==> flow/design.v <==
module count_fifo #(   
    parameter DATA_WIDTH = 8,
    parameter FIFO_DEPTH = 4
) (
    input logic clk,
    input logic rst,
    input logic wr_en,
    input logic rd_en,
    input logic [DATA_WIDTH-1:0] wdata,
    output logic [DATA_WIDTH-1:0] rdata,
    output logic full,
    output logic empty
);
  localparam ADDR_WIDTH = $clog2(FIFO_DEPTH);
  logic [DATA_WIDTH-1:0] fifo_mem[FIFO_DEPTH];
  logic [ADDR_WIDTH-1:0] write_ptr, read_ptr;
  logic [ADDR_WIDTH:0] fifo_count;
  always_ff @(posedge clk) begin
    if (rst) begin
      write_ptr  <= 0;
      read_ptr   <= 0;
      fifo_count <= 0;
    end else begin
      case ({
        wr_en, rd_en
      })
        2'b10:   fifo_count <= fifo_count + 1;
        2'b01:   fifo_count <= fifo_count - 1;
        default: fifo_count <= fifo_count;
      endcase
      if (wr_en && !full) begin
        fifo_mem[write_ptr] <= wdata;
        write_ptr <= write_ptr + 1;
      end
      if (rd_en && !empty) begin
        rdata <= fifo_mem[read_ptr];
        read_ptr <= read_ptr + 1;
      end
    end
  end
  assign full  = (fifo_count == FIFO_DEPTH);
  assign empty = (fifo_count == 0);
endmodule
module le_fifo #(
    parameter DATA_WIDTH = 8,
    parameter FIFO_DEPTH = 4
) (
    input logic clk,
    input logic rst,
    input logic wr_en,
    input logic rd_en,
    input logic [DATA_WIDTH-1:0] wdata,
    output logic [DATA_WIDTH-1:0] rdata,
    output logic full,
    output logic empty
);
  localparam ADDR_WIDTH = $clog2(FIFO_DEPTH);
  logic [DATA_WIDTH-1:0] fifo_mem[FIFO_DEPTH];
  logic [ADDR_WIDTH-1:0] write_ptr, read_ptr;
  always_ff @(posedge clk) begin
    if (rst) begin
      write_ptr <= 0;
      read_ptr  <= 0;
    end else begin
      if (wr_en && !full) begin
        fifo_mem[write_ptr] <= wdata;
        write_ptr <= write_ptr + 1;
      end
      if (rd_en && !empty) begin
        rdata <= fifo_mem[read_ptr];
        read_ptr <= read_ptr + 1;
      end
    end
  end
  assign full  = ((write_ptr + 1'b1) == read_ptr);
  assign empty = (write_ptr == read_ptr);
endmodule
module wbit_fifo #(
    parameter DATA_WIDTH = 8,
    parameter FIFO_DEPTH = 4
) (
    input logic clk,
    input logic rst,
    input logic wr_en,
    input logic rd_en,
    input logic [DATA_WIDTH-1:0] wdata,
    output logic [DATA_WIDTH-1:0] rdata,
    output logic full,
    output logic empty
);
  localparam ADDR_WIDTH = $clog2(FIFO_DEPTH);
  logic [DATA_WIDTH-1:0] fifo_mem[FIFO_DEPTH];
  logic [ADDR_WIDTH:0] write_ptr, read_ptr;
  logic wrap_around;
  always_ff @(posedge clk) begin
    if (rst) begin
      write_ptr <= 0;
      read_ptr  <= 0;
    end else begin
      if (wr_en && !full) begin
        fifo_mem[write_ptr[ADDR_WIDTH-1:0]] <= wdata;
        write_ptr <= write_ptr + 1;
      end
      if (rd_en && !empty) begin
        rdata <= fifo_mem[read_ptr[ADDR_WIDTH-1:0]];
        read_ptr <= read_ptr + 1;
      end
    end
  end
  assign wrap_around = (write_ptr[ADDR_WIDTH] ^ read_ptr[ADDR_WIDTH]);
  assign full = wrap_around & (write_ptr[ADDR_WIDTH-1:0] == read_ptr[ADDR_WIDTH-1:0]);
  assign empty = (write_ptr == read_ptr);
endmodule
module uart_tx #(
    parameter DATA_WIDTH = 8,
    parameter FIFO_DEPTH = 16
) (
    input logic clk_i,
    input logic rst_ni,
    input logic [15:0] baud_div_i,
    input logic tx_we_i,      
    input logic tx_en_i,      
    input logic [DATA_WIDTH-1:0] din_i,  
    output logic empty_o,   
    output logic full_o,    
    output logic tx_bit_o   
);
  localparam COUNTER_WIDTH = $clog2(DATA_WIDTH);
  logic                     rd_en;   
  logic [   DATA_WIDTH-1:0] data;   
  logic [   DATA_WIDTH-1:0] data_q;   
  logic [COUNTER_WIDTH-1:0] bit_counter;   
  logic [             15:0] baud_counter;   
  typedef enum logic [1:0] {
    IDLE,            
    SENDING_START,   
    SENDING_DATA,    
    SENDING_STOP     
  } state_t;
  state_t state, next_state;
  wbit_fifo #(
      .DATA_WIDTH(DATA_WIDTH),
      .FIFO_DEPTH(FIFO_DEPTH)
  ) tx_buffer (
      .clk  (clk_i),
      .rst  (!rst_ni),
      .wr_en(tx_we_i),
      .rd_en(rd_en),
      .wdata(din_i),
      .rdata(data),
      .full (full_o),
      .empty(empty_o)
  );
  always_comb begin
    next_state = state;
    rd_en = 1'b0;   
    unique case (state)
      IDLE: begin
        if (tx_en_i && !empty_o) begin
          rd_en = 1'b1;
          next_state = SENDING_START;
        end
      end
      SENDING_START: begin
        if (baud_counter == baud_div_i - 1) begin
          next_state = SENDING_DATA;
        end
      end
      SENDING_DATA: begin
        if (baud_counter == baud_div_i - 1 && bit_counter == DATA_WIDTH - 1) begin
          next_state = SENDING_STOP;
        end
      end
      SENDING_STOP: begin
        if (baud_counter == baud_div_i - 1) begin
          if (tx_en_i && !empty_o) begin
            rd_en = 1'b1;
            next_state = SENDING_START;
          end else begin
            next_state = IDLE;
          end
        end
      end
    endcase
    case (state)
      IDLE:          tx_bit_o = 1'b1;
      SENDING_START: tx_bit_o = 1'b0;
      SENDING_DATA:  tx_bit_o = data_q[bit_counter];
      SENDING_STOP:  tx_bit_o = 1'b1;
      default:       tx_bit_o = 1'b1;
    endcase
  end
  always_ff @(posedge clk_i or negedge rst_ni) begin
    if (!rst_ni) begin
      state <= IDLE;
      baud_counter <= 0;
      bit_counter <= 0;
      data_q <= '1;
    end else begin
      state <= next_state;
      if (state == IDLE) begin
        baud_counter <= 0;
      end else if (baud_counter == baud_div_i - 1) begin
        baud_counter <= 0;
      end else begin
        baud_counter <= baud_counter + 1;
      end
      if (baud_counter == baud_div_i - 1) begin
        case (state)
          IDLE: begin
            bit_counter <= 0;
          end
          SENDING_START: begin
            bit_counter <= 0;
            data_q <= data;
          end
          SENDING_DATA: begin
            if (bit_counter < DATA_WIDTH - 1) begin
              bit_counter <= bit_counter + 1;
            end
          end
          SENDING_STOP: begin
            bit_counter <= 0;
          end
          default: ;
        endcase
      end
    end
  end
endmodule
module uart_rx #(
    parameter DATA_WIDTH = 8,
    parameter FIFO_DEPTH = 16
) (
    input logic        clk_i,        
    input logic        rst_ni,       
    input logic [15:0] baud_div_i,   
    input logic        rx_re_i,      
    input logic        rx_en_i,      
    input logic        rx_bit_i,     
    output logic [DATA_WIDTH-1:0] dout_o,   
    output logic                  full_o,   
    output logic                  empty_o   
);
  localparam COUNTER_WIDTH = $clog2(DATA_WIDTH + 1);
  logic [   DATA_WIDTH-1:0] rx_data_reg;   
  logic [COUNTER_WIDTH-1:0] bit_counter;   
  logic [             15:0] baud_counter;   
  typedef enum logic [1:0] {
    IDLE,   
    START_BIT,   
    DATA_BITS,   
    STOP_BIT   
  } state_t;
  state_t state, next_state;
  logic mid_tick;
  logic end_tick;
  logic rx_we;
  assign mid_tick = (baud_counter == (baud_div_i >> 1));
  assign end_tick = (baud_counter == baud_div_i);
  wbit_fifo #(
      .DATA_WIDTH(DATA_WIDTH),
      .FIFO_DEPTH(FIFO_DEPTH)
  ) rx_buffer (
      .clk  (clk_i),
      .rst  (!rst_ni),
      .wr_en(rx_we),
      .rd_en(rx_re_i),
      .wdata(rx_data_reg),
      .rdata(dout_o),
      .full (full_o),
      .empty(empty_o)
  );
  assign rx_we = (state == STOP_BIT) && end_tick;
  always_comb begin
    next_state = state;
    unique case (state)
      IDLE: begin
        if (rx_en_i && !rx_bit_i && !full_o) begin
          next_state = START_BIT;
        end
      end
      START_BIT: begin
        if (mid_tick) begin
          if (!rx_bit_i) begin
            next_state = DATA_BITS;
          end else begin
            next_state = IDLE;
          end
        end
      end
      DATA_BITS: begin
        if (mid_tick && bit_counter == DATA_WIDTH - 1) begin
          next_state = STOP_BIT;
        end
      end
      STOP_BIT: begin
        if (mid_tick) begin
          if (rx_bit_i == 1'b1) begin
            next_state = IDLE;
          end
        end
      end
    endcase
  end
  always_ff @(posedge clk_i or negedge rst_ni) begin
    if (!rst_ni) begin
      state    <= IDLE;
      baud_counter <= '0;
      bit_counter <= '0;
      rx_data_reg <= '0;
    end else begin
      state <= next_state;
      if (state == IDLE || end_tick) begin
        baud_counter <= '0;
      end else begin
        baud_counter <= baud_counter + 1'b1;
      end
      if (mid_tick) begin
        if (state == DATA_BITS) begin
          rx_data_reg[bit_counter] <= rx_bit_i;
          if (bit_counter < DATA_WIDTH - 1) begin
            bit_counter <= bit_counter + 1'b1;
          end
        end else if (state == START_BIT) begin
          bit_counter <= '0;
        end
      end
    end
  end
endmodule
module uart #(
    parameter DATA_WIDTH = 8,
    parameter FIFO_DEPTH = 16
) (
    input  logic        clk_i,        
    input  logic        rst_ni,       
    input  logic        stb_i,        
    input  logic [ 1:0] adr_i,        
    input  logic [ 3:0] byte_sel_i,   
    input  logic        we_i,         
    input  logic [31:0] dat_i,        
    output logic [31:0] dat_o,        
    input  logic        uart_rx_i,    
    output logic        uart_tx_o     
);
  logic                                                                                                               [          15:0] baud_div_reg;   
  logic                                                                                                                                tx_en_reg;   
  logic                                                                                                                                rx_en_reg;   
  logic                                                                                                                                tx_full_o;   
  logic                                                                                                                                tx_empty_o;   
  logic                                                                                                                                rx_full_o;   
  logic                                                                                                                                rx_empty_o;   
  logic                                                                                                                                rx_frame_error;   
  logic                                                                                                                                tx_we_o;   
  logic                                                                                                                                rx_re_o;   
  logic                                                                                                               [DATA_WIDTH-1:0] dout_o;   
  logic                                                                                                               [          31:0] rdata;
  logic                                                                                                                                rd_state;
  assign rx_frame_error = 1'b0;
  enum logic [1:0] {UART_BAUD_ADDR = 2'b00, UART_CTRL_ADDR = 2'b01, UART_STATUS_ADDR = 2'b10, UART_DATA_ADDR = 2'b11}                  uart_reg_e;
  uart_tx #(
      .DATA_WIDTH(DATA_WIDTH),
      .FIFO_DEPTH(FIFO_DEPTH)
  ) uart_tx_inst (
      .clk_i     (clk_i),
      .rst_ni    (rst_ni),
      .baud_div_i(baud_div_reg),
      .tx_we_i   (tx_we_o),
      .tx_en_i   (tx_en_reg),
      .din_i     (dat_i[DATA_WIDTH-1:0]),
      .full_o    (tx_full_o),
      .empty_o   (tx_empty_o),
      .tx_bit_o  (uart_tx_o)
  );
  uart_rx #(
      .DATA_WIDTH(DATA_WIDTH),
      .FIFO_DEPTH(FIFO_DEPTH)
  ) uart_rx_inst (
      .clk_i     (clk_i),
      .rst_ni    (rst_ni),
      .baud_div_i(baud_div_reg),
      .rx_re_i   (rx_re_o),
      .rx_en_i   (rx_en_reg),
      .dout_o    (dout_o),
      .full_o    (rx_full_o),
      .empty_o   (rx_empty_o),
      .rx_bit_i  (uart_rx_i)
  );
  always_ff @(posedge clk_i) begin
    if (!rst_ni) begin
      baud_div_reg <= 16'd0;
      tx_en_reg    <= 1'b0;
      rx_en_reg    <= 1'b0;
    end else if (stb_i && we_i) begin
      unique case (adr_i)
        UART_BAUD_ADDR: begin
          if (byte_sel_i[0] || byte_sel_i[1]) baud_div_reg <= dat_i[15:0];
        end
        UART_CTRL_ADDR: begin
          if (byte_sel_i[0]) begin
            tx_en_reg <= dat_i[0];
            rx_en_reg <= dat_i[1];
          end
        end
        default: ;   
      endcase
    end
  end
  always_comb begin
    tx_we_o = 1'b0;
    rx_re_o = 1'b0;
    if (stb_i) begin
      unique case (adr_i)
        UART_DATA_ADDR: begin
          if (we_i) begin
            tx_we_o = ~tx_full_o;
          end else begin
            rx_re_o = ~rx_empty_o;
          end
        end
        default: ;
      endcase
    end
  end
  always_ff @(posedge clk_i) begin
    if (!rst_ni) begin
      rdata <= '0;
      rd_state <= '0;
    end else begin
      rdata <= rdata;
      rd_state <= stb_i && adr_i == UART_DATA_ADDR && !we_i && !rx_empty_o;
      if (stb_i) begin
        unique case (adr_i)
          UART_BAUD_ADDR:   rdata <= {16'b0, baud_div_reg};
          UART_CTRL_ADDR:   rdata <= {29'b0, rx_en_reg, tx_en_reg};
          UART_STATUS_ADDR: rdata <= {27'b0, rx_frame_error, rx_empty_o, rx_full_o, tx_empty_o, tx_full_o};
          default:          rdata <= '0;
        endcase
      end
    end
  end
  assign dat_o = rd_state ? {{(32 - DATA_WIDTH) {1'b0}}, dout_o} : rdata;
endmodule
Hand-over note for uart

Step by step through the tools: uart
Each step is given for the RTL above and for the edited RTL.
Lines under "unedited" count in the file above, lines under "edited" in the edited file.
"difference": "edited" minus "unedited" as printed here. "rel. change": 100 x difference / "unedited".
Library cell names are shortened.
A cell with - has no value.
- top module: uart
- clock port: clk_i
- library: sky130hd
- library corner: tt_025C_1v80

Edit of the RTL
The edit as a unified diff against the file above.
A script made this edit. It changes what the design does and was not meant as an optimisation.
begin of diff
@@ -435,5 +435,4 @@
           UART_BAUD_ADDR:   rdata <= {16'b0, baud_div_reg};
           UART_CTRL_ADDR:   rdata <= {29'b0, rx_en_reg, tx_en_reg};
-          UART_STATUS_ADDR: rdata <= {27'b0, rx_frame_error, rx_empty_o, rx_full_o, tx_empty_o, tx_full_o};
           default:          rdata <= '0;
         endcase
end of diff

Word-level counts
Yosys after proc, flatten, opt, wreduce and memory -nomap, before mapping. Memory bits, and registers merged into a memory's read port (data or address), are not among the register bits. Print and check cells are not counted.
Yosys's memory passes give these memory sizes; they may raise the number of words (mostly to a power of two), join words into wider ones and drop unused or constant bits.
- bit counts (item ; unedited ; edited ; difference ; rel. change (%)):
    register bits after elaboration ; 130 ; 130 ; 0 ; 0.00
    RAM bits ; 256 ; 256 ; 0 ; 0.00
    clocked read ports x word width ; 16 ; 16 ; 0 ; 0.00
    memories ; 2 ; 2 ; 0 ; 0.00
    input bits ; 43 ; 43 ; 0 ; 0.00
    output and inout port bits ; 33 ; 33 ; 0 ; 0.00
    elaborated cells ; 157 ; 156 ; -1 ; -0.64
- memories (item ; unedited ; edited):
    words x width with read and write ports ; uart_rx_inst.rx_buffer.fifo_mem 16 x 8 bit 1R1W; uart_tx_inst.tx_buffer.fifo_mem 16 x 8 bit 1R1W ; uart_rx_inst.rx_buffer.fifo_mem 16 x 8 bit 1R1W; uart_tx_inst.tx_buffer.fifo_mem 16 x 8 bit 1R1W
- cells by class (item ; unedited ; edited ; difference ; rel. change (%)):
    add/sub/neg operators ; 10 ; 10 ; 0 ; 0.00
    order comparisons ; 2 ; 2 ; 0 ; 0.00
    equality and inequality tests ; 29 ; 28 ; -1 ; -3.45
    shift operators ; 3 ; 3 ; 0 ; 0.00
    muxes and demuxes ; 45 ; 45 ; 0 ; 0.00
    bitwise operators ; 9 ; 9 ; 0 ; 0.00
    reduce/logical cells ; 40 ; 40 ; 0 ; 0.00
- operators with widths (operator ; unedited ; edited ; difference ; rel. change (%)):
    2-bit equality test (second input constant) ; 6 ; 5 ; -1 ; -16.67
    16-bit case mux with 3-bit select ; 1 ; 0 ; -1 ; -100.00
    16-bit case mux with 2-bit select ; 0 ; 1 ; +1 ; -
Unchanged operator kinds not shown: 48.

Longest topological paths
Yosys ltp: most cells in a row. Word level: on the elaborated netlist, between registers, memories and ports. Mapped: between sequential cells and ports; inverters and the memories' decode and read muxes count.
- logic depth (item ; unedited ; edited ; difference ; rel. change (%)):
    depth in word-level cells ; 9 ; 9 ; 0 ; 0.00
    ABC_AREA ; 0 ; 0 ; - ; -
    mapped depth ; 14 ; 14 ; 0 ; 0.00
    depth with buffers taken out ; 10 ; 10 ; 0 ; 0.00

Netlist
Yosys stat after the flow's synthesis: flattened, memories mapped to cells. It holds for the ABC_AREA given above (unset counts as 0); a run with the other value may have another netlist.
- synthesis totals (item ; unedited ; edited ; difference ; rel. change (%)):
    cells in the netlist ; 1211 ; 1181 ; -30 ; -2.48
    mapped area (um2) ; 17207.8 ; 17220.3 ; +12.5 ; +0.07
    sequential area (um2) ; 10857.9 ; 10857.9 ; 0.0 ; 0.00
    mapped flip-flops ; 390 ; 390 ; 0 ; 0.00
    buffers ; 92 ; 93 ; +1 ; +1.09
- cell types (cell type ; unedited ; edited ; difference ; rel. change (%)):
    xor2_1 ; 31 ; 48 ; +17 ; +54.84
    xnor2_1 ; 67 ; 51 ; -16 ; -23.88
    clkbuf_1 ; 59 ; 44 ; -15 ; -25.42
    nand2_1 ; 93 ; 79 ; -14 ; -15.05
    nand3_1 ; 35 ; 24 ; -11 ; -31.43
    mux2_2 ; 17 ; 9 ; -8 ; -47.06
    mux2_4 ; 0 ; 8 ; +8 ; -
    nor2b_1 ; 36 ; 43 ; +7 ; +19.44
    buf_6 ; 3 ; 10 ; +7 ; +233.33
    and3_1 ; 12 ; 6 ; -6 ; -50.00
    a21oi_1 ; 26 ; 30 ; +4 ; +15.38
    o211ai_1 ; 5 ; 1 ; -4 ; -80.00
    buf_2 ; 3 ; 7 ; +4 ; +133.33
    nor2_1 ; 84 ; 81 ; -3 ; -3.57
    nand4_1 ; 22 ; 19 ; -3 ; -13.64
    nor4_1 ; 9 ; 12 ; +3 ; +33.33
    buf_1 ; 8 ; 11 ; +3 ; +37.50
    nor4b_1 ; 4 ; 1 ; -3 ; -75.00
Unchanged cell types not shown: 15.
Not every row of either side is listed.
By module: a second synthesis without flattening, with its own total; a netlist apart from the flattened one above.
- unflattened totals (item ; unedited ; edited ; difference ; rel. change (%)):
    cells (unflattened synthesis) ; 1260 ; 1258 ; -2 ; -0.16
    area total of the unflattened synthesis (um2) ; 17864.6 ; 17880.9 ; +16.3 ; +0.09
Rows give one instance, submodules left out.
- modules, unedited (module ; times used ; cells ; area (um2) ; seq. area (um2)):
    wbit_fifo ; 2 ; 315 ; 5992.0 ; 4284.1
    uart_tx ; 1 ; 223 ; 2132.0 ; 787.0
    uart_rx ; 1 ; 208 ; 1981.9 ; 802.0
    uart ; 1 ; 199 ; 1766.7 ; 700.7
- modules, edited (module ; times used ; cells ; area (um2) ; seq. area (um2)):
    wbit_fifo ; 2 ; 316 ; 6023.3 ; 4284.1
    uart_tx ; 1 ; 223 ; 2132.0 ; 787.0
    uart_rx ; 1 ; 208 ; 1981.9 ; 802.0
    uart ; 1 ; 195 ; 1720.4 ; 700.7

Path before layout
Source: OpenSTA report_checks on the synthesized netlist (no wires, ideal clock, input and output delay 20% of the period each), path of least setup slack; recovery checks are left aside. Register names are those of the netlist, which keeps one name where synthesis merged equal registers.
- timing path after synthesis (item ; unedited ; edited ; difference ; rel. change (%)):
    kind ; in2reg ; in2reg ; - ; -
    start point ; in adr_i[1] ; in adr_i[0] ; - ; -
    end point ; mem uart_tx_inst.tx_buffer.fifo_mem[0][0] ; mem uart_tx_inst.tx_buffer.fifo_mem[0][0] ; - ; -
    period (ps) ; 10000 ; 10000 ; 0 ; 0.00
    external input delay (ps) ; 2000 ; 2000 ; 0 ; 0.00
    time at the first pin (ps) ; 2000 ; 2000 ; 0 ; 0.00
    data arrival time (ps) ; 3400 ; 3747 ; +347 ; +10.21
    data required time (ps) ; 9630 ; 9630 ; 0 ; 0.00
    slack (ps) ; 6230 ; 5883 ; -347 ; -
    delay of the path (ps) ; 1770 ; 2117 ; +347 ; +19.60
    stages on the path ; 5 ; 5 ; 0 ; 0.00
    path buffers ; 1 ; 1 ; 0 ; 0.00
    period reached after synthesis (ps) ; 3770 ; 4117 ; +347 ; +9.20
"delay of the path" is the arrival time less input delay plus setup time.
"stages on the path": output pins that drive a net of the path, with the launching flip-flop's if there is one; two outputs of one cell count as two.
"period reached after synthesis" is the clock period less the worst setup slack; recovery checks do not enter. This is arithmetic on one report: input and output delays are still those of the set period (20% each).
Between the ends stands the longest chain of elaborated cells between them, by number of cells; it is not shown to be the way that was timed. Of several equally long chains one is given.
A line is the first line of the expression or statement that the cell stems from. Yosys adds cells for indexed reads and writes and turns some case tables into memories.
unedited: The path ends at the enable pin of a flip-flop; only ways to that pin are counted.
Between the ends, after synthesis, unedited:
- cells stage by stage: clkbuf_1 -> and3_1 -> o211ai_1 -> or3_1 -> nor2_1
- cells in the longest elaborated chain: 6
- ends and longest elaborated chain, after synthesis, unedited (item ; line ; text):
    from (decl) ; 339 ; input  logic [ 1:0] adr_i,
    2-bit equality test ; 414 ; unique case (adr_i)
    1-bit 2-to-1 mux ; 414 ;
    1-bit 2-to-1 mux ; 413 ; if (stb_i) begin
    1-bit logical AND ; 100 ; if (wr_en && !full) begin
    4-bit 2-to-1 mux ; 100 ;
    4-bit 2-to-1 mux ; 96 ; if (rst) begin
    to (decl) ; 92 ; logic [DATA_WIDTH-1:0] fifo_mem[FIFO_DEPTH];
edited: The path ends at the enable pin of a flip-flop; only ways to that pin are counted.
Between the ends, after synthesis, edited:
- cells stage by stage: clkbuf_1 -> nand4_1 -> a21oi_1 -> or3b_2 -> nor2_1
- cells in the longest elaborated chain: 6
- ends and longest elaborated chain, after synthesis, edited (item ; line ; text):
    from (decl) ; 339 ; input  logic [ 1:0] adr_i,
    2-bit equality test ; 414 ; unique case (adr_i)
    1-bit 2-to-1 mux ; 414 ;
    1-bit 2-to-1 mux ; 413 ; if (stb_i) begin
    1-bit logical AND ; 100 ; if (wr_en && !full) begin
    4-bit 2-to-1 mux ; 100 ;
    4-bit 2-to-1 mux ; 96 ; if (rst) begin
    to (decl) ; 92 ; logic [DATA_WIDTH-1:0] fifo_mem[FIFO_DEPTH];

Path in the finished layout
From the final timing report of each run of set A: the path of least setup slack in the routed layout; clock arrival at registers is part of the times.
The report prints the path's times to 10 ps; the period is as set.
- timing path post-layout (item ; unedited ; edited ; difference ; rel. change (%)):
    kind ; reg2reg ; reg2out ; - ; -
    start point ; reg baud_div_reg[0] ; reg uart_tx_inst.bit_counter[0] ; - ; -
    end point ; reg uart_tx_inst.tx_buffer.rdata[7] ; out uart_tx_o ; - ; -
    period (ps) ; 4630 ; 4630 ; 0 ; 0.00
    time at the first pin (ps) ; 560 ; 570 ; +10 ; +1.79
    data arrival time (ps) ; 4300 ; 2680 ; -1620 ; -37.67
    data required time (ps) ; 4850 ; 3700 ; -1150 ; -23.71
    slack (ps) ; 550 ; 1030 ; +480 ; -
    stages on the path ; 11 ; 5 ; -6 ; -54.55
    path buffers ; 0 ; 1 ; +1 ; -
Between the ends stands the longest chain of elaborated cells between them, by number of cells; it is not shown to be the way that was timed. Of several equally long chains one is given.
A register here has more assigning lines than the two given.
Between the ends, post-layout, unedited:
- cells stage by stage: dfxtp_1 -> inv_1 -> ha_1 -> or4b_2 -> nor4_1 -> mux2i_1 -> mux2i_1 -> nand4b_1 -> or4b_1 -> o21ai_2 -> and2_1
- cells in the longest elaborated chain: 6
- ends and longest elaborated chain, post-layout, unedited (item ; line ; text):
    from (decl) ; 347 ; logic ...
    from (assign) ; 392 ; baud_div_reg <= 16'd0;
    from (assign) ; 398 ; if (byte_sel_i[0] || byte_sel_i[1]) baud_div_reg <= dat_i[15:0];
    16-bit by 1-bit subtractor with 17-bit output ; 175 ; if (baud_counter == baud_div_i - 1) begin
    16-bit by 32-bit equality test with 1-bit output ; 175 ;
    1-bit 2-to-1 mux ; 175 ;
    1-bit case mux with 3-bit select ; 157 ; unique case (state)
    1-bit logical AND ; 104 ; if (rd_en && !empty) begin
    2-bit AND reduction ; - ;
    to (decl) ; 87 ; output logic [DATA_WIDTH-1:0] rdata,
Between the ends, post-layout, edited:
- cells stage by stage: dfrtp_1 -> mux4_2 -> mux2_2 -> a211o_1 -> clkdlybuf4s50_1
- cells in the longest elaborated chain: 2
- ends and longest elaborated chain, post-layout, edited (item ; line ; text):
    from (decl) ; 132 ; logic [COUNTER_WIDTH-1:0] bit_counter;
    from (assign) ; 197 ; bit_counter <= 0;
    from (assign) ; 219 ; bit_counter <= bit_counter + 1;
    8-bit by 3-bit variable part select with 1-bit output ; 188 ; SENDING_DATA:  tx_bit_o = data_q[bit_counter];
    1-bit case mux with 3-bit select ; 185 ; case (state)
    to (decl) ; 345 ; output logic        uart_tx_o

Flow runs
Both versions went through the flow (Yosys, OpenROAD) with the same settings in each pair. Constraints: input delay and output delay 20% of the set period each, output load 0.01 pF.
Flow settings, set A:
- CORE_UTILIZATION: 40
- PLACE_DENSITY: 0.6
- period_ns at 4.63
- CAP_MARGIN at 20
- noted CORE_MARGIN: 2
- noted SLEW_MARGIN: 20
- final reports, set A (item ; unedited ; edited ; difference ; rel. change (%)):
    cell area after synthesis (um2) ; 17207.8 ; 17220.3 ; +12.5 ; +0.07
    area inside the die boundary (um2) ; 44694.2 ; 44725.9 ; +31.7 ; +0.07
    standard-cell area after routing (um2) ; 19503.7 ; 19332.3 ; -171.4 ; -0.88
    post-route utilization (%) ; 46.2 ; 45.2 ; -1.0 ; -
    lowest setup slack (ps) ; 551 ; 1027 ; +476 ; -
Flow settings, set B:
- ABC_AREA: 0
- noted CELL_PAD_IN_SITES_GLOBAL_PLACEMENT: 3
- CORE_UTILIZATION: 31
- CTS_CLUSTER_DIAMETER at 322
- CTS_CLUSTER_SIZE: 95
- noted GPL_ROUTABILITY_DRIVEN: 0
- noted GPL_TIMING_DRIVEN: 0
- MAX_ROUTING_LAYER: met5
- PLACE_DENSITY_LB_ADDON at 0.24
- noted SETUP_SLACK_MARGIN: 0.71
- noted SLEW_MARGIN: 10
- period_ns at 2.67
- CAP_MARGIN at 20
- noted CORE_MARGIN: 2
- final reports, set B (item ; unedited ; edited ; difference ; rel. change (%)):
    cell area after synthesis (um2) ; 17207.8 ; 17220.3 ; +12.5 ; +0.07
    area inside the die boundary (um2) ; 57410.6 ; 57451.3 ; +40.7 ; +0.07
    standard-cell area after routing (um2) ; 21091.5 ; 21035.2 ; -56.3 ; -0.27
    post-route utilization (%) ; 38.4 ; 38.3 ; -0.1 ; -
    lowest setup slack (ps) ; -828 ; -314 ; +514 ; -

End of note.
